==> flow/design.v <==
module Booth_Encoder #(
    parameter radix = 3
) (
    input [radix-1:0] input_num,
    output reg [5-1:0] NUM_CODE  
);
    always @(*) begin
        case (input_num)
            3'b000, 3'b111: NUM_CODE = 5'b10000;
            3'b001, 3'b010: NUM_CODE = 5'b00010;
            3'b101, 3'b110: NUM_CODE = 5'b00001;
            3'b011: NUM_CODE = 5'b01000;
            3'b100: NUM_CODE = 5'b00100;
        endcase
    end
endmodule
`timescale 1ns / 1ps
module Booth_MUL #(
    parameter INPUT_WIDTH = 8,
    parameter NUM_CODE_WIDTH = 5,
    parameter MATRIX_SIZE = 3,
    parameter OUTPUT_WIDTH=$clog2(MATRIX_SIZE*(2**INPUT_WIDTH))-1
) (
    input clk,reset_n,
    input signed [INPUT_WIDTH-1:0] input_q,
    input [NUM_CODE_WIDTH-1:0] NUM_CODE,
    input signed [OUTPUT_WIDTH-1:0] input_partialmul,
    output signed [OUTPUT_WIDTH-1:0] partialmul_out,
    output signed [INPUT_WIDTH-1:0] input_q_next
);
    wire signed [OUTPUT_WIDTH-1:0] input_partialmul_opshift;
    assign input_partialmul_opshift = input_partialmul <<< 2;
    reg signed [OUTPUT_WIDTH-1:0] pipeline_reg_input_partialmul_opshift;
    reg signed [INPUT_WIDTH-1:0] pipeline_reg_input_q;
    reg [NUM_CODE_WIDTH-1:0] pipeline_reg_NUM_CODE;
    reg signed [OUTPUT_WIDTH-1:0] partialmul_out_inner;
    wire signed [OUTPUT_WIDTH-1:0] q_ext, q_rev_ext;
    assign q_ext = pipeline_reg_input_q;
    assign q_rev_ext = -q_ext;
    always @(posedge clk or negedge reset_n) begin
        if (!reset_n)begin
            pipeline_reg_input_partialmul_opshift<=0;
            pipeline_reg_input_q<=0;
            pipeline_reg_NUM_CODE<=0;
        end
        else begin
            pipeline_reg_input_partialmul_opshift<=input_partialmul_opshift;
            pipeline_reg_input_q<=input_q;
            pipeline_reg_NUM_CODE<=NUM_CODE;
        end
    end
    reg signed [INPUT_WIDTH-1:0] input_q_state2;
    always @(posedge clk or negedge reset_n) begin
        if (!reset_n) begin
            partialmul_out_inner<=0;
            input_q_state2<=0;
        end
        else begin
            case (pipeline_reg_NUM_CODE)
                5'b01000:partialmul_out_inner<=(q_ext<<<1)+pipeline_reg_input_partialmul_opshift;
                5'b00100:partialmul_out_inner<=(q_rev_ext<<<1)+pipeline_reg_input_partialmul_opshift;
                5'b00010:partialmul_out_inner<=q_ext+pipeline_reg_input_partialmul_opshift;
                5'b00001:partialmul_out_inner<=q_rev_ext+pipeline_reg_input_partialmul_opshift;
                default:partialmul_out_inner<=pipeline_reg_input_partialmul_opshift;
            endcase
            input_q_state2<=pipeline_reg_input_q;
        end
    end
    assign input_q_next=input_q_state2;
    assign partialmul_out=partialmul_out_inner;
endmodule
`timescale 1ns / 1ps
module Booth_top #(
    parameter INPUT_WIDTH = 8,
    parameter NUM_CODE_WIDTH = 5,
    parameter MATRIX_SIZE = 3,
    parameter OUTPUT_WIDTH=$clog2(MATRIX_SIZE*(2**INPUT_WIDTH))-1
) (
    input clk,
    input reset_n,
    input signed [INPUT_WIDTH-1:0] input_q,
    input signed [INPUT_WIDTH-1:0] input_k,
    input signed [OUTPUT_WIDTH-1:0] left_final_partialmul_out,  
    output reg signed [OUTPUT_WIDTH-1:0] final_partialmul_out
);
    wire [NUM_CODE_WIDTH-1:0] NUM_CODE_0, NUM_CODE_1, NUM_CODE_2, NUM_CODE_3;
    wire signed [OUTPUT_WIDTH-1:0] partialmul_out_0;
    wire signed [OUTPUT_WIDTH-1:0] partialmul_out_1;
    wire signed [OUTPUT_WIDTH-1:0] partialmul_out_2;
    wire signed [OUTPUT_WIDTH-1:0] partialmul_out_3;
    wire signed [INPUT_WIDTH-1:0] q_next_0;
    wire signed [INPUT_WIDTH-1:0] q_next_1;
    wire signed [INPUT_WIDTH-1:0] q_next_2;
    Booth_Encoder booth_enc0 (
        .input_num($unsigned(input_k[7:5])),
        .NUM_CODE(NUM_CODE_0)
    );
    Booth_Encoder booth_enc1 (
        .input_num($unsigned(input_k[5:3])),
        .NUM_CODE(NUM_CODE_1)
    );
    Booth_Encoder booth_enc2 (
        .input_num($unsigned(input_k[3:1])),
        .NUM_CODE(NUM_CODE_2)
    );
    Booth_Encoder booth_enc3 (
        .input_num({$unsigned(input_k[1:0]), 1'b0}),
        .NUM_CODE(NUM_CODE_3)
    );
    Booth_MUL #(.MATRIX_SIZE(MATRIX_SIZE), .OUTPUT_WIDTH(OUTPUT_WIDTH),
                .INPUT_WIDTH(INPUT_WIDTH), .NUM_CODE_WIDTH(NUM_CODE_WIDTH)) Booth_MUL_0 (
        .clk(clk),
        .reset_n(reset_n),
        .input_q(input_q),
        .NUM_CODE(NUM_CODE_0),
        .input_partialmul({OUTPUT_WIDTH{1'b0}}),
        .partialmul_out(partialmul_out_0),
        .input_q_next(q_next_0)
    );
    Booth_MUL #(.MATRIX_SIZE(MATRIX_SIZE), .OUTPUT_WIDTH(OUTPUT_WIDTH),
                .INPUT_WIDTH(INPUT_WIDTH), .NUM_CODE_WIDTH(NUM_CODE_WIDTH)) Booth_MUL_1 (
        .clk(clk),
        .reset_n(reset_n),
        .input_q(q_next_0),
        .NUM_CODE(NUM_CODE_1),
        .input_partialmul(partialmul_out_0),
        .partialmul_out(partialmul_out_1),
        .input_q_next(q_next_1)
    );
    Booth_MUL #(.MATRIX_SIZE(MATRIX_SIZE), .OUTPUT_WIDTH(OUTPUT_WIDTH),
                .INPUT_WIDTH(INPUT_WIDTH), .NUM_CODE_WIDTH(NUM_CODE_WIDTH)) Booth_MUL_2 (
        .clk(clk),
        .reset_n(reset_n),
        .input_q(q_next_1),
        .NUM_CODE(NUM_CODE_2),
        .input_partialmul(partialmul_out_1),
        .partialmul_out(partialmul_out_2),
        .input_q_next(q_next_2)
    );
    Booth_MUL #(.MATRIX_SIZE(MATRIX_SIZE), .OUTPUT_WIDTH(OUTPUT_WIDTH),
                .INPUT_WIDTH(INPUT_WIDTH), .NUM_CODE_WIDTH(NUM_CODE_WIDTH)) Booth_MUL_3 (
        .clk(clk),
        .reset_n(reset_n),
        .input_q(q_next_2),
        .NUM_CODE(NUM_CODE_3),
        .input_partialmul(partialmul_out_2),
        .partialmul_out(partialmul_out_3),
        .input_q_next()
    );
    always @(posedge clk or negedge reset_n) begin
        if (!reset_n) final_partialmul_out <= 0;
        else final_partialmul_out <= partialmul_out_3 + left_final_partialmul_out;
    end
endmodule
module PE_Array #(
    parameter INPUT_WIDTH = 8,
    parameter NUM_CODE_WIDTH = 5,
    parameter MATRIX_SIZE = 3,
    parameter OUTPUT_WIDTH=$clog2(MATRIX_SIZE*(2**INPUT_WIDTH))-1
)(
    input clk,
    input reset_n,
    input [INPUT_WIDTH*MATRIX_SIZE-1:0] input_q,  
    input [INPUT_WIDTH*MATRIX_SIZE*MATRIX_SIZE-1:0] input_k,  
    output [OUTPUT_WIDTH*MATRIX_SIZE-1:0] final_partialmul_out   
);
    wire [OUTPUT_WIDTH*MATRIX_SIZE*(MATRIX_SIZE+1)-1:0] psum;
    genvar i, j;
    generate
        for (i = 0; i < MATRIX_SIZE; i = i + 1) begin : row
            assign psum[OUTPUT_WIDTH*(i*(MATRIX_SIZE+1))+:OUTPUT_WIDTH] = {OUTPUT_WIDTH{1'b0}};
            for (j = 0; j < MATRIX_SIZE; j = j + 1) begin : col
                Booth_top #(
                    .INPUT_WIDTH(INPUT_WIDTH),
                    .NUM_CODE_WIDTH(NUM_CODE_WIDTH),
                    .MATRIX_SIZE(MATRIX_SIZE),
                    .OUTPUT_WIDTH(OUTPUT_WIDTH)
                ) pe (
                    .clk(clk),
                    .reset_n(reset_n),
                    .input_q(input_q[INPUT_WIDTH*(MATRIX_SIZE-j)-1-:INPUT_WIDTH]),  
                    .input_k(input_k[INPUT_WIDTH*(MATRIX_SIZE*MATRIX_SIZE-MATRIX_SIZE*i-j)-1-:INPUT_WIDTH]),  
                    .left_final_partialmul_out(psum[OUTPUT_WIDTH*(i*(MATRIX_SIZE+1)+j)+:OUTPUT_WIDTH]),  
                    .final_partialmul_out(psum[OUTPUT_WIDTH*(i*(MATRIX_SIZE+1)+j+1)+:OUTPUT_WIDTH])  
                );
                if(j==MATRIX_SIZE-1) assign final_partialmul_out[(MATRIX_SIZE-i)*OUTPUT_WIDTH-1-:OUTPUT_WIDTH]=psum[OUTPUT_WIDTH*(i*(MATRIX_SIZE+1)+j+1)+:OUTPUT_WIDTH];
            end
        end
    endgenerate
endmodule
module Array_control#(
    parameter INPUT_WIDTH = 8,
    parameter NUM_CODE_WIDTH = 5,
    parameter MATRIX_SIZE = 3,
    parameter ADDR_WIDTH = $clog2(MATRIX_SIZE**2<<2),
    parameter OUTPUT_WIDTH=$clog2(MATRIX_SIZE*(2**INPUT_WIDTH))-1
)(
    input start,clk,reset_n,
    input        [INPUT_WIDTH*MATRIX_SIZE-1:0]      buffer_input_q, 
    input        [INPUT_WIDTH*MATRIX_SIZE*MATRIX_SIZE-1:0]           buffer_input_k,
    output       job_start,
    output reg         buffer_read_K_EN,
    output             buffer_read_Q_EN,
    output reg      write_enable,
    output reg     [ADDR_WIDTH-1:0]        write_addr,
    output     [ADDR_WIDTH-1:0]        buffer_Q_addr,
    output   [MATRIX_SIZE*OUTPUT_WIDTH-1:0]             QK_RESULT
);
localparam IDLE=1'b0;
localparam ROLLING=1'b1;
localparam PIPE_LATENCY = 1 + 2*4 + 1 + (MATRIX_SIZE-1);
localparam LAST_CNT = PIPE_LATENCY + MATRIX_SIZE - 1;
reg state;
reg [5:0] cnt;
assign job_start = (state==IDLE) & start;
assign buffer_read_Q_EN = (state==ROLLING) && (cnt < 2*MATRIX_SIZE-1);
assign buffer_Q_addr = cnt[ADDR_WIDTH-1:0];
wire [OUTPUT_WIDTH*MATRIX_SIZE-1:0] final_partialmul_out;
    PE_Array #(
        .INPUT_WIDTH(INPUT_WIDTH),
        .NUM_CODE_WIDTH(NUM_CODE_WIDTH),
        .MATRIX_SIZE(MATRIX_SIZE),
        .OUTPUT_WIDTH(OUTPUT_WIDTH)
    ) pe_array_inst (
        .clk(clk),
        .reset_n(reset_n),
        .input_q(buffer_input_q),
        .input_k(buffer_input_k),
        .final_partialmul_out(final_partialmul_out)
    );
assign QK_RESULT=final_partialmul_out;
always @(posedge clk or negedge reset_n) begin
    if(!reset_n)begin
        state<=IDLE;
        cnt<=0;
        buffer_read_K_EN<=0;
        write_enable<=0;
        write_addr<=0;
    end
    else case (state)
    IDLE: begin
        write_enable<=0;
        if(start) begin
            state<=ROLLING;
            cnt<=0;
            buffer_read_K_EN<=1;
        end
    end
    ROLLING:begin
        cnt<=cnt+1;
        buffer_read_K_EN<=0;
        if(cnt>=PIPE_LATENCY-1 && cnt<LAST_CNT) begin
            write_enable<=1;
            write_addr<=cnt-(PIPE_LATENCY-1);
        end
        else write_enable<=0;
        if(cnt==LAST_CNT-1) state<=IDLE;
    end
    endcase
end
endmodule
module matrix_buffer #(
    parameter INPUT_WIDTH = 8,
    parameter MATRIX_SIZE = 3,
    parameter ADDR_WIDTH = $clog2(MATRIX_SIZE**2 << 2)
)(
    input clk,
    input reset_n,
    input K_V_read_EN, K_V_write_EN, K_V_clear,
    input signed [INPUT_WIDTH*MATRIX_SIZE-1:0] MATRIX_INPUT,
    output reg signed [INPUT_WIDTH*MATRIX_SIZE*MATRIX_SIZE-1:0] MATRIX_OUTPUT  
);
    integer i, j;
    reg signed [INPUT_WIDTH*MATRIX_SIZE-1:0] BUFFER [MATRIX_SIZE-1:0];
    reg [ADDR_WIDTH-1:0] K_offset;
    always @(posedge clk or negedge reset_n) begin
        if (~reset_n) begin
            MATRIX_OUTPUT <= 0;
            K_offset <= 0;
           for (j = 0; j < MATRIX_SIZE; j = j + 1) begin
               BUFFER[j] <= {MATRIX_SIZE*INPUT_WIDTH{1'b0}};
           end
        end
        else begin
            if (K_V_read_EN) begin
                for (i = 0; i < MATRIX_SIZE; i = i + 1) begin
                    MATRIX_OUTPUT[(MATRIX_SIZE-i) * INPUT_WIDTH * MATRIX_SIZE -1 -: MATRIX_SIZE * INPUT_WIDTH] <= BUFFER[i];
                end
            end
            if (K_V_clear) K_offset <= 0;
            else if (K_V_write_EN) begin
                if (K_offset < MATRIX_SIZE) BUFFER[K_offset] <= MATRIX_INPUT;
                K_offset <= K_offset + 1;  
            end
        end
    end
endmodule
module row_buffer #(
    parameter INPUT_WIDTH = 8,          
    parameter MATRIX_SIZE = 3,          
    parameter ADDR_WIDTH = $clog2(MATRIX_SIZE**2<<2)  
)(
    input clk,
    input reset_n,
    input write_en, clear,                            
    input [MATRIX_SIZE*INPUT_WIDTH-1:0] ROW_INPUT,
    input read_en,                                      
    input [ADDR_WIDTH-1:0] read_addr,                   
    output reg [MATRIX_SIZE*INPUT_WIDTH-1:0] read_data       
);
    localparam DEPTH = 2*MATRIX_SIZE-1;
    reg [MATRIX_SIZE*INPUT_WIDTH-1:0] buffer_data [DEPTH-1:0];  
    reg [ADDR_WIDTH-1:0] offset;
    integer j;
    always @(posedge clk or negedge  reset_n) begin
        if (~reset_n) begin
           for (j = 0; j < DEPTH; j = j + 1) begin
               buffer_data[j] <= {MATRIX_SIZE*INPUT_WIDTH{1'b0}};
           end
            offset <= 0;
            read_data <= {MATRIX_SIZE*INPUT_WIDTH{1'b0}};
        end
        else begin
            if (clear) offset <= 0;
            else if (write_en) begin
                for (j = 0; j < MATRIX_SIZE; j = j + 1) begin
                    if (offset + j < DEPTH)
                        buffer_data[offset + j][(MATRIX_SIZE - j) * INPUT_WIDTH - 1 -: INPUT_WIDTH]
                            <= ROW_INPUT[(MATRIX_SIZE - j) * INPUT_WIDTH - 1 -: INPUT_WIDTH];
                end
                offset <= offset + 1;  
            end
            if (read_en) begin
                if (read_addr < DEPTH) read_data <= buffer_data[read_addr];
            end
        end
    end
endmodule
module OutputBuffer #(
    parameter MATRIX_SIZE = 3,
    parameter INPUT_WIDTH=8,
    parameter ADDR_WIDTH = $clog2(MATRIX_SIZE**2<<2),
    parameter OUTPUT_WIDTH = $clog2(MATRIX_SIZE*(2**INPUT_WIDTH))-1
)(
    input clk,
    input reset_n,
    input read_en,
    input [ADDR_WIDTH-1:0] READ_ADDR,
    input write_enable,
    input [ADDR_WIDTH-1:0] write_addr,
    input [OUTPUT_WIDTH*MATRIX_SIZE-1:0] QK_RESULT ,  
    output reg [MATRIX_SIZE*OUTPUT_WIDTH-1:0] QK_RESULT_READ
);
reg [OUTPUT_WIDTH-1:0] BUFFER [MATRIX_SIZE-1:0][MATRIX_SIZE-1:0];  
integer i,j;
always @(posedge clk or negedge  reset_n) begin
    if (~reset_n) begin
        QK_RESULT_READ<=0;
        for(i=0;i<MATRIX_SIZE;i=i+1) for(j=0;j<MATRIX_SIZE;j=j+1) BUFFER[i][j]<=0;
    end else begin
        if(write_enable) begin
            for(i=0;i<MATRIX_SIZE;i=i+1)
                if(write_addr<MATRIX_SIZE)
                    BUFFER[i][write_addr]<=QK_RESULT[(MATRIX_SIZE-i)*OUTPUT_WIDTH-1-:OUTPUT_WIDTH];
        end
        if(read_en && READ_ADDR<MATRIX_SIZE) begin
            for (i = 0; i < MATRIX_SIZE; i = i + 1) begin
                QK_RESULT_READ[(MATRIX_SIZE-i) * OUTPUT_WIDTH -1 -: OUTPUT_WIDTH] <= BUFFER[READ_ADDR][i]; 
            end
        end
    end
end
endmodule
module Attention_top #(
    parameter INPUT_WIDTH = 8,
    parameter NUM_CODE_WIDTH = 5,
    parameter MATRIX_SIZE = 3,
    parameter ADDR_WIDTH = $clog2(MATRIX_SIZE**2<<2),
    parameter OUTPUT_WIDTH = $clog2(MATRIX_SIZE*(2**INPUT_WIDTH))-1
)(
    input clk,
    input reset_n,
    input start,
    input softmax_req,DATA_write_EN,
    input  [INPUT_WIDTH*MATRIX_SIZE-1:0] Q_INPUT,
    input [INPUT_WIDTH*MATRIX_SIZE-1:0] MATRIX_INPUT,
    output reg [MATRIX_SIZE*OUTPUT_WIDTH-1:0] Output_RESULT,
    input output_req
);
wire [ADDR_WIDTH-1:0] Q_S_addr, write_addr;
wire [MATRIX_SIZE*OUTPUT_WIDTH-1:0] QK_RESULT;
wire write_enable;
wire job_start;
wire [INPUT_WIDTH*MATRIX_SIZE*MATRIX_SIZE-1:0] MATRIX_OUTPUT;
wire [OUTPUT_WIDTH*MATRIX_SIZE-1:0] output_buffer_READ_VALUE;
wire [INPUT_WIDTH*MATRIX_SIZE-1:0] Q_S_date;
wire K_V_read_EN;
wire Q_S_read_EN;
reg output_buffer_READ_EN;
reg [ADDR_WIDTH-1:0] output_buffer_READ_ADDR;
reg [ADDR_WIDTH-1:0] output_READ_ADDR;
    Array_control #(
        .INPUT_WIDTH(INPUT_WIDTH),
        .NUM_CODE_WIDTH(NUM_CODE_WIDTH),
        .MATRIX_SIZE(MATRIX_SIZE),
        .ADDR_WIDTH(ADDR_WIDTH),
        .OUTPUT_WIDTH(OUTPUT_WIDTH)
    ) array_control_inst (
        .start(start),
        .clk(clk),
        .reset_n(reset_n),
        .buffer_input_q(Q_S_date),
        .buffer_input_k(MATRIX_OUTPUT),
        .job_start(job_start),
        .buffer_read_K_EN(K_V_read_EN),
        .buffer_read_Q_EN(Q_S_read_EN),
        .write_enable(write_enable),
        .write_addr(write_addr),
        .buffer_Q_addr(Q_S_addr),
        .QK_RESULT(QK_RESULT)
    );
    matrix_buffer #(
        .INPUT_WIDTH(INPUT_WIDTH),
        .MATRIX_SIZE(MATRIX_SIZE),
        .ADDR_WIDTH(ADDR_WIDTH)
    ) matrix_buffer_inst (
        .clk(clk),
        .reset_n(reset_n),
        .K_V_read_EN(K_V_read_EN),
        .K_V_write_EN(DATA_write_EN),
        .K_V_clear(job_start),
        .MATRIX_INPUT(MATRIX_INPUT),
        .MATRIX_OUTPUT(MATRIX_OUTPUT)
    );
    row_buffer #(
        .INPUT_WIDTH(INPUT_WIDTH),
        .MATRIX_SIZE(MATRIX_SIZE),
        .ADDR_WIDTH(ADDR_WIDTH)
    ) row_buffer_inst (
        .clk(clk),
        .reset_n(reset_n),
        .write_en(DATA_write_EN),
        .clear(job_start),
        .ROW_INPUT(Q_INPUT),
        .read_en(Q_S_read_EN),
        .read_addr(Q_S_addr),
        .read_data(Q_S_date)
    );
    OutputBuffer #(
        .MATRIX_SIZE(MATRIX_SIZE),
        .INPUT_WIDTH(INPUT_WIDTH),
        .ADDR_WIDTH(ADDR_WIDTH),
        .OUTPUT_WIDTH(OUTPUT_WIDTH)
    ) output_buffer_inst (
        .clk(clk),
        .reset_n(reset_n),
        .write_enable(write_enable),
        .write_addr(write_addr),
        .QK_RESULT(QK_RESULT),
        .read_en(output_buffer_READ_EN),
        .READ_ADDR(output_buffer_READ_ADDR),
        .QK_RESULT_READ(output_buffer_READ_VALUE)
    );
    always @(posedge clk or negedge reset_n) begin
        if(~reset_n) begin
            output_READ_ADDR<=0;
            output_buffer_READ_EN<=0;
            output_buffer_READ_ADDR<=0;
            Output_RESULT<=0;
        end
        else if(output_req) begin
            output_buffer_READ_EN<=1;
            output_buffer_READ_ADDR<=output_READ_ADDR;
            output_READ_ADDR<=output_READ_ADDR+1;
            Output_RESULT<=output_buffer_READ_VALUE;
        end
        else begin
            output_READ_ADDR<=0;
            output_buffer_READ_EN<=0;
            Output_RESULT<=0;
        end
    end
endmodule
Subject: tool reports on Attention_top

Hi,

* Step by step through the tools: Attention_top *
Tool output for the design above before and after an edit, in the order of the flow.
Lines under "original" count in the file above, lines under "edited" in the edited file.
"change" is "edited" less "original", of the values as shown; "rel. change" is that difference over "original", in percent.
A cell with n/a has no value.

design
  design top = Attention_top
  clock port = clk
  library = sky130hd
  library corner = tt_025C_1v80

* Edit of the RTL *
Unified diff, file above to edited file.
A script made this edit. It was not meant as an optimisation and need not keep what the design does.

begin of diff
@@ -38,11 +38,6 @@
     assign q_ext = pipeline_reg_input_q;
     assign q_rev_ext = -q_ext;
-    always @(posedge clk or negedge reset_n) begin
-        if (!reset_n)begin
-            pipeline_reg_input_partialmul_opshift<=0;
-            pipeline_reg_input_q<=0;
-            pipeline_reg_NUM_CODE<=0;
-        end
-        else begin
+    always @(posedge clk) begin
+        begin
             pipeline_reg_input_partialmul_opshift<=input_partialmul_opshift;
             pipeline_reg_input_q<=input_q;
end of diff

* Word-level counts *
Yosys after proc, flatten, opt, wreduce and memory -nomap, before mapping. Print and check cells are not counted.
Yosys's memory passes give these memory sizes; they may raise the number of words (mostly to a power of two), join words into wider ones and drop unused or constant bits.

word-level totals
  what                             original  edited  change  rel. change (%)
  bits in registers                1063      1063    0       0.00
  bits in read-only memories       1440      1440    0       0.00
  word width x clocked read ports  180       180     0       0.00
  memories                         36        36      0       0.00
  input bits                       54        54      0       0.00
  output and inout bits            27        27      0       0.00
  elaborated cells                 718       682     -36     -5.01

memories
  what                                     original                                                                                               edited
  words x width with read and write ports  8 x 5 bit 1R0W; 8 x 5 bit 1R0W; 8 x 5 bit 1R0W; 8 x 5 bit 1R0W; 8 x 5 bit 1R0W; 8 x 5 bit 1R0W; [+30]  8 x 5 bit 1R0W; 8 x 5 bit 1R0W; 8 x 5 bit 1R0W; 8 x 5 bit 1R0W; 8 x 5 bit 1R0W; 8 x 5 bit 1R0W; [+30]

The mark [+n] counts cells that are not listed.

operators by class
  what                   original  edited  change  rel. change (%)
  add/sub/neg operators  138       138     0       0.00
  $mul                   1         1       0       0.00
  magnitude comparators  9         9       0       0.00
  eq/ne operators        212       212     0       0.00
  mux-type cells         110       110     0       0.00
  bitwise logic cells    3         3       0       0.00
  reduce/logical cells   71        35      -36     -50.70

operators with widths
  kind                                            original  edited  change  rel. change (%)
  zero test 1 bit                                 36        0       -36     -100.00
  2-to-1 mux 9 bit                                54        54      0       0.00
  adder 5 bit                                     36        36      0       0.00
  adder 7 bit                                     36        36      0       0.00
  == test 5 x 1 -> 1 bit (second input constant)  36        36      0       0.00
  == test 5 x 2 -> 1 bit (second input constant)  36        36      0       0.00
  == test 5 x 3 -> 1 bit (second input constant)  36        36      0       0.00
  == test 5 x 4 -> 1 bit (second input constant)  36        36      0       0.00
  adder 9 bit                                     33        33      0       0.00
  == test 4 x 3 -> 1 bit (second input constant)  24        24      0       0.00
  AND reduction 4 bit                             18        18      0       0.00
  == test 4 x 2 -> 1 bit (second input constant)  12        12      0       0.00
  adder 8 x 9 -> 9 bit                            9         9       0       0.00
  case mux 3 bit (select 4 bit)                   9         9       0       0.00
  case mux 5 bit (select 4 bit)                   9         9       0       0.00
  case mux 7 bit (select 4 bit)                   9         9       0       0.00
  case mux 9 bit (select 4 bit)                   9         9       0       0.00
  == test 3 x 2 -> 1 bit (second input constant)  8         8       0       0.00
  == test 4 x 1 -> 1 bit (second input constant)  6         6       0       0.00
  == test 4 bit (second input constant)           6         6       0       0.00
  zero test 4 bit                                 6         6       0       0.00
  2-to-1 mux 6 bit                                6         6       0       0.00
  2-to-1 mux 1 bit                                5         5       0       0.00
  == test 3 x 1 -> 1 bit (second input constant)  4         4       0       0.00
  == test 3 bit (second input constant)           4         4       0       0.00
  zero test 3 bit                                 4         4       0       0.00
  adder 6 x 1 -> 6 bit (second input constant)    3         3       0       0.00
  logical AND 1 bit                               3         3       0       0.00

The list need not be complete.

* Longest topological paths *
Longest topological path by Yosys (ltp), each cell counted once; first at word level (registers and memories cut), then after technology mapping (sequential cells cut; the memories' decode and read muxes count).

depth
  what                           original  edited  change  rel. change (%)
  word-level depth               9         9       0       0.00
  ABC_AREA                       0         0       n/a     n/a
  gate-level depth with buffers  18        18      0       0.00
  mapped depth without buffers   16        16      0       0.00

* Synthesis result *
The flow's flattened synthesis, as Yosys stat reports it; memories are mapped. The netlist is that of the ABC_AREA named above (0 if unset); the other value can give another one.

cell types
  cell                       original  edited  change  rel. change (%)
  sky130_fd_sc_hd__dfrtp_1   1234      832     -402    -32.58
  sky130_fd_sc_hd__dfxtp_1   0         402     +402    n/a
  sky130_fd_sc_hd__nor3_1    50        108     +58     +116.00
  sky130_fd_sc_hd__nor2b_1   99        62      -37     -37.37
  sky130_fd_sc_hd__nand3_1   92        61      -31     -33.70
  sky130_fd_sc_hd__and2_1    112       83      -29     -25.89
  sky130_fd_sc_hd__nand2_1   397       369     -28     -7.05
  sky130_fd_sc_hd__nor2_1    366       394     +28     +7.65
  sky130_fd_sc_hd__a21oi_1   364       338     -26     -7.14
  sky130_fd_sc_hd__a21o_1    66        87      +21     +31.82
  sky130_fd_sc_hd__a221o_1   42        21      -21     -50.00
  sky130_fd_sc_hd__inv_1     254       234     -20     -7.87
  sky130_fd_sc_hd__o21ai_0   217       198     -19     -8.76
  sky130_fd_sc_hd__a22o_1    38        57      +19     +50.00
  sky130_fd_sc_hd__and3_1    31        49      +18     +58.06
  sky130_fd_sc_hd__o22ai_1   55        39      -16     -29.09
  sky130_fd_sc_hd__mux2i_1   30        17      -13     -43.33
  sky130_fd_sc_hd__clkbuf_1  175       163     -12     -6.86

The list need not be complete.

synthesis totals
  what                               original  edited   change   rel. change (%)
  cell count                         5229      5135     -94      -1.80
  chip area (Yosys) (µm²)            58084.5   55573.3  -2511.2  -4.32
  sequential part of the area (µm²)  30879.6   28867.7  -2011.9  -6.52
  flip-flops                         1234      1234     0        0.00
  buffer cells                       214       201      -13      -6.07

By module: a second synthesis without flattening, with its own total; a netlist apart from the flattened one above.

second synthesis, totals
  what                                           original  edited   change   rel. change (%)
  cell total of the unflattened synthesis        8364      8364     0        0.00
  area total of the unflattened synthesis (µm²)  91951.9   88348.5  -3603.4  -3.92

Each row is one instance without its submodules.

modules, original
  module         times used  cells  area (µm²)  sequential area (µm²)
  Booth_MUL      36          163    1726.7      925.9
  OutputBuffer   1           762    7233.2      2702.6
  row_buffer     1           454    6693.9      3753.6
  matrix_buffer  1           338    5730.5      3753.6
  Booth_top      9           51     569.3       225.2
  Booth_Encoder  36          9      80.1        0.0
  Attention_top  1           94     1362.6      1001.0
  Array_control  1           64     762.0       375.4
  PE_Array       1           1      3.8         0.0

modules, edited
  module         times used  cells  area (µm²)  sequential area (µm²)
  Booth_MUL      36          163    1626.6      825.8
  OutputBuffer   1           762    7233.2      2702.6
  row_buffer     1           454    6693.9      3753.6
  matrix_buffer  1           338    5730.5      3753.6
  Booth_top      9           51     569.3       225.2
  Booth_Encoder  36          9      80.1        0.0
  Attention_top  1           94     1362.6      1001.0
  Array_control  1           64     762.0       375.4
  PE_Array       1           1      3.8         0.0

* Path before layout *
Source: OpenSTA report_checks on the synthesized netlist (no wires, ideal clock, input and output delay 20% of the period each), path of least setup slack; recovery checks are left aside. Register names are those of the netlist, which keeps one name where synthesis merged equal registers.

timing path post-synthesis
  what                                 original                                   edited                                    change  rel. change (%)
  path kind                            register to register                       register to register                      n/a     n/a
  start                                reg output_buffer_READ_ADDR[0]             reg output_buffer_READ_ADDR[0]            n/a     n/a
  end                                  reg output_buffer_inst.QK_RESULT_READ[19]  reg output_buffer_inst.QK_RESULT_READ[9]  n/a     n/a
  clock period (ps)                    5000                                       5000                                      0       0.00
  library setup time (ps)              131                                        140                                       +9      n/a
  time at the first pin (ps)           0                                          0                                         0       n/a
  arrival (ps)                         3230                                       3078                                      -152    -4.71
  slack (ps)                           1639                                       1782                                      +143    n/a
  path delay (ps)                      3361                                       3218                                      -143    -4.25
  stages                               14                                         14                                        0       0.00
  path buffers                         2                                          3                                         +1      +50.00
  period reached after synthesis (ps)  3361                                       3218                                      -143    -4.25

"path delay" = arrival - input delay + setup time.
"stages": output pins that drive a net of the path, with the launching flip-flop's if there is one; two outputs of one cell count as two.
"period reached after synthesis" = period - worst setup slack (recovery checks aside). The figure is calculated, with input and output delays left at 20% of the set period.
Between the ends stands the longest chain of elaborated cells between them, by number of cells; it is not shown to be the way that was timed. Of several equally long chains one is given.
A line is the first line of the expression or statement that the cell stems from. Yosys adds cells for indexed reads and writes and turns some case tables into memories.

between the ends, post-synthesis, original
  cell sequence = sky130_fd_sc_hd__dfrtp_1 sky130_fd_sc_hd__inv_1 sky130_fd_sc_hd__ha_1 sky130_fd_sc_hd__inv_1 sky130_fd_sc_hd__fa_1 sky130_fd_sc_hd__ha_1 sky130_fd_sc_hd__clkbuf_1 sky130_fd_sc_hd__clkbuf_1 sky130_fd_sc_hd__mux2i_1 sky130_fd_sc_hd__o22ai_1 sky130_fd_sc_hd__a22oi_1 sky130_fd_sc_hd__nand3b_1 sky130_fd_sc_hd__nor4_1 sky130_fd_sc_hd__a31oi_1
  cells in the longest elaborated chain = 5
  elaborated cells on any way between the ends = 15
  RTL lines with such cells = 2

RTL lines, path post-synthesis, original
  what                           RTL line  RTL
  from (decl)                    400       reg [ADDR_WIDTH-1:0] output_buffer_READ_ADDR;
  from (assign)                  468       output_buffer_READ_ADDR<=0;
  from (assign)                  473       output_buffer_READ_ADDR<=output_READ_ADDR;
  subtractor 2 x 6 -> 7 bit      368       QK_RESULT_READ[(MATRIX_SIZE-i) * OUTPUT_WIDTH -1 -: OUTPUT_WIDTH] <= BUFFER[READ_ADDR][i];
  multiplier 32 x 2 -> 4 bit     368
  adder 4 x 2 -> 4 bit           368
  == test 4 bit                  368
  case mux 9 bit (select 9 bit)  368
  to (assign)                    358       QK_RESULT_READ<=0;
  to (assign)                    368
  to (decl)                      352       output reg [MATRIX_SIZE*OUTPUT_WIDTH-1:0] QK_RESULT_READ

between the ends, post-synthesis, edited
  cell sequence = sky130_fd_sc_hd__dfrtp_1 sky130_fd_sc_hd__inv_1 sky130_fd_sc_hd__ha_1 sky130_fd_sc_hd__inv_1 sky130_fd_sc_hd__fa_1 sky130_fd_sc_hd__ha_1 sky130_fd_sc_hd__clkbuf_1 sky130_fd_sc_hd__and2_0 sky130_fd_sc_hd__buf_1 sky130_fd_sc_hd__xnor3_1 sky130_fd_sc_hd__buf_2 sky130_fd_sc_hd__and3_1 sky130_fd_sc_hd__nor4_1 sky130_fd_sc_hd__a21oi_1
  cells in the longest elaborated chain = 5
  elaborated cells on any way between the ends = 15
  RTL lines with such cells = 2

RTL lines, path post-synthesis, edited
  what                           RTL line  RTL
  from (decl)                    395       reg [ADDR_WIDTH-1:0] output_buffer_READ_ADDR;
  from (assign)                  463       output_buffer_READ_ADDR<=0;
  from (assign)                  468       output_buffer_READ_ADDR<=output_READ_ADDR;
  subtractor 2 x 6 -> 7 bit      363       QK_RESULT_READ[(MATRIX_SIZE-i) * OUTPUT_WIDTH -1 -: OUTPUT_WIDTH] <= BUFFER[READ_ADDR][i];
  multiplier 32 x 2 -> 4 bit     363
  adder 4 x 1 -> 4 bit           363
  == test 4 bit                  363
  case mux 9 bit (select 9 bit)  363
  to (assign)                    353       QK_RESULT_READ<=0;
  to (assign)                    363
  to (decl)                      347       output reg [MATRIX_SIZE*OUTPUT_WIDTH-1:0] QK_RESULT_READ

* Path in the finished layout *
Path of least setup slack in the final report of each run of pair A (OpenROAD, finished layout, wires in). Where an end is a register, its clock arrival counts in the times.
The path's times are printed in steps of 10 ps; the period is the one set.

timing path post-layout
  what                        original                                   edited                                     change  rel. change (%)
  path kind                   register to register                       register to register                       n/a     n/a
  start                       reg output_buffer_READ_ADDR[0]             reg output_buffer_READ_ADDR[1]             n/a     n/a
  end                         reg output_buffer_inst.QK_RESULT_READ[24]  reg output_buffer_inst.QK_RESULT_READ[15]  n/a     n/a
  clock period (ps)           4140                                       4140                                       0       0.00
  library setup time (ps)     130                                        160                                        +30     n/a
  time at the first pin (ps)  740                                        740                                        0       0.00
  arrival (ps)                4490                                       4200                                       -290    -6.46
  slack (ps)                  260                                        530                                        +270    n/a
  stages                      14                                         13                                         -1      -7.14
  path buffers                1                                          1                                          0       0.00

Between the ends stands the longest chain of elaborated cells between them, by number of cells; it is not shown to be the way that was timed. Of several equally long chains one is given.

between the ends, post-layout, original
  cell sequence = sky130_fd_sc_hd__dfrtp_1 sky130_fd_sc_hd__inv_1 sky130_fd_sc_hd__ha_1 sky130_fd_sc_hd__inv_1 sky130_fd_sc_hd__fa_1 sky130_fd_sc_hd__ha_1 sky130_fd_sc_hd__buf_4 sky130_fd_sc_hd__nor2b_1 sky130_fd_sc_hd__a21boi_0 sky130_fd_sc_hd__a31oi_1 sky130_fd_sc_hd__o41ai_1 sky130_fd_sc_hd__nand3_1 sky130_fd_sc_hd__nor3_1 sky130_fd_sc_hd__o22ai_1
  cells in the longest elaborated chain = 5
  elaborated cells on any way between the ends = 15
  RTL lines with such cells = 2

RTL lines, path post-layout, original
  what                           RTL line  RTL
  from (decl)                    400       reg [ADDR_WIDTH-1:0] output_buffer_READ_ADDR;
  from (assign)                  468       output_buffer_READ_ADDR<=0;
  from (assign)                  473       output_buffer_READ_ADDR<=output_READ_ADDR;
  subtractor 2 x 6 -> 7 bit      368       QK_RESULT_READ[(MATRIX_SIZE-i) * OUTPUT_WIDTH -1 -: OUTPUT_WIDTH] <= BUFFER[READ_ADDR][i];
  multiplier 32 x 2 -> 4 bit     368
  adder 4 x 2 -> 4 bit           368
  == test 4 bit                  368
  case mux 9 bit (select 9 bit)  368
  to (assign)                    358       QK_RESULT_READ<=0;
  to (assign)                    368
  to (decl)                      352       output reg [MATRIX_SIZE*OUTPUT_WIDTH-1:0] QK_RESULT_READ

between the ends, post-layout, edited
  cell sequence = sky130_fd_sc_hd__dfrtp_1 sky130_fd_sc_hd__inv_1 sky130_fd_sc_hd__ha_1 sky130_fd_sc_hd__inv_1 sky130_fd_sc_hd__fa_1 sky130_fd_sc_hd__ha_1 sky130_fd_sc_hd__buf_4 sky130_fd_sc_hd__and2_0 sky130_fd_sc_hd__xnor3_1 sky130_fd_sc_hd__nand2_1 sky130_fd_sc_hd__o21ai_0 sky130_fd_sc_hd__nor2_1 sky130_fd_sc_hd__a31oi_1
  cells in the longest elaborated chain = 5
  elaborated cells on any way between the ends = 15
  RTL lines with such cells = 2

RTL lines, path post-layout, edited
  what                           RTL line  RTL
  from (decl)                    395       reg [ADDR_WIDTH-1:0] output_buffer_READ_ADDR;
  from (assign)                  463       output_buffer_READ_ADDR<=0;
  from (assign)                  468       output_buffer_READ_ADDR<=output_READ_ADDR;
  subtractor 2 x 6 -> 7 bit      363       QK_RESULT_READ[(MATRIX_SIZE-i) * OUTPUT_WIDTH -1 -: OUTPUT_WIDTH] <= BUFFER[READ_ADDR][i];
  multiplier 32 x 2 -> 4 bit     363
  adder 4 x 1 -> 4 bit           363
  == test 4 bit                  363
  case mux 9 bit (select 9 bit)  363
  to (assign)                    353       QK_RESULT_READ<=0;
  to (assign)                    363
  to (decl)                      347       output reg [MATRIX_SIZE*OUTPUT_WIDTH-1:0] QK_RESULT_READ

* Layout results *
Runs of the flow (Yosys, OpenROAD) on both versions; the two runs of a pair have the same settings. The constraints put input and output delay at 20% of the set period each and load the outputs with 0.01 pF.

flow settings, pair A
  CORE_UTILIZATION = 40
  period_ns = 4.14
  CAP_MARGIN = 20
  CORE_MARGIN = 2
  SLEW_MARGIN = 20

final reports, pair A
  what                                       original  edited    change   rel. change (%)
  synthesized cell area (µm²)                58084.5   55573.3   -2511.2  -4.32
  die outline area (µm²)                     148275.0  141929.0  -6346.0  -4.28
  utilization after layout (%)               46.1      46.1      0.0      n/a
  setup slack of the worst path (ps)         259       526       +267     n/a
  total negative slack on setup checks (ps)  0         0         0        n/a
  overall power (mW)                         54.251    52.563    -1.688   -3.11
  achieved clock period (ps)                 3881      3614      -267     -6.88

flow settings, pair B
  CELL_PAD_IN_SITES_DETAIL_PLACEMENT = 0
  CORE_ASPECT_RATIO = 0.88
  CORE_UTILIZATION = 54
  CTS_CLUSTER_DIAMETER = 184
  GPL_ROUTABILITY_DRIVEN = 0
  GPL_TIMING_DRIVEN = 1
  period_ns = 3.06
  CAP_MARGIN = 20
  CORE_MARGIN = 2
  SLEW_MARGIN = 20

final reports, pair B
  what                                       original  edited    change   rel. change (%)
  synthesized cell area (µm²)                58084.5   55573.3   -2511.2  -4.32
  die outline area (µm²)                     110208.0  105502.0  -4706.0  -4.27
  utilization after layout (%)               65.4      64.8      -0.6     n/a
  setup slack of the worst path (ps)         -93       27        +120     n/a
  total negative slack on setup checks (ps)  -626      0         +626     n/a
  worst hold slack after layout (ps)         337       327       -10      n/a
  overall power (mW)                         76.939    74.996    -1.943   -2.53
  achieved clock period (ps)                 3153      3033      -120     -3.81

"achieved clock period" is the run's clock period less its worst setup slack. It is reckoned from that one timing run; input and output delays stay at 20% of the period that was set.
By "overall power" is meant OpenSTA's value without simulated activity: inputs other than the clock are taken to toggle once in ten clock periods, and the tool carries that through the logic.

Regards
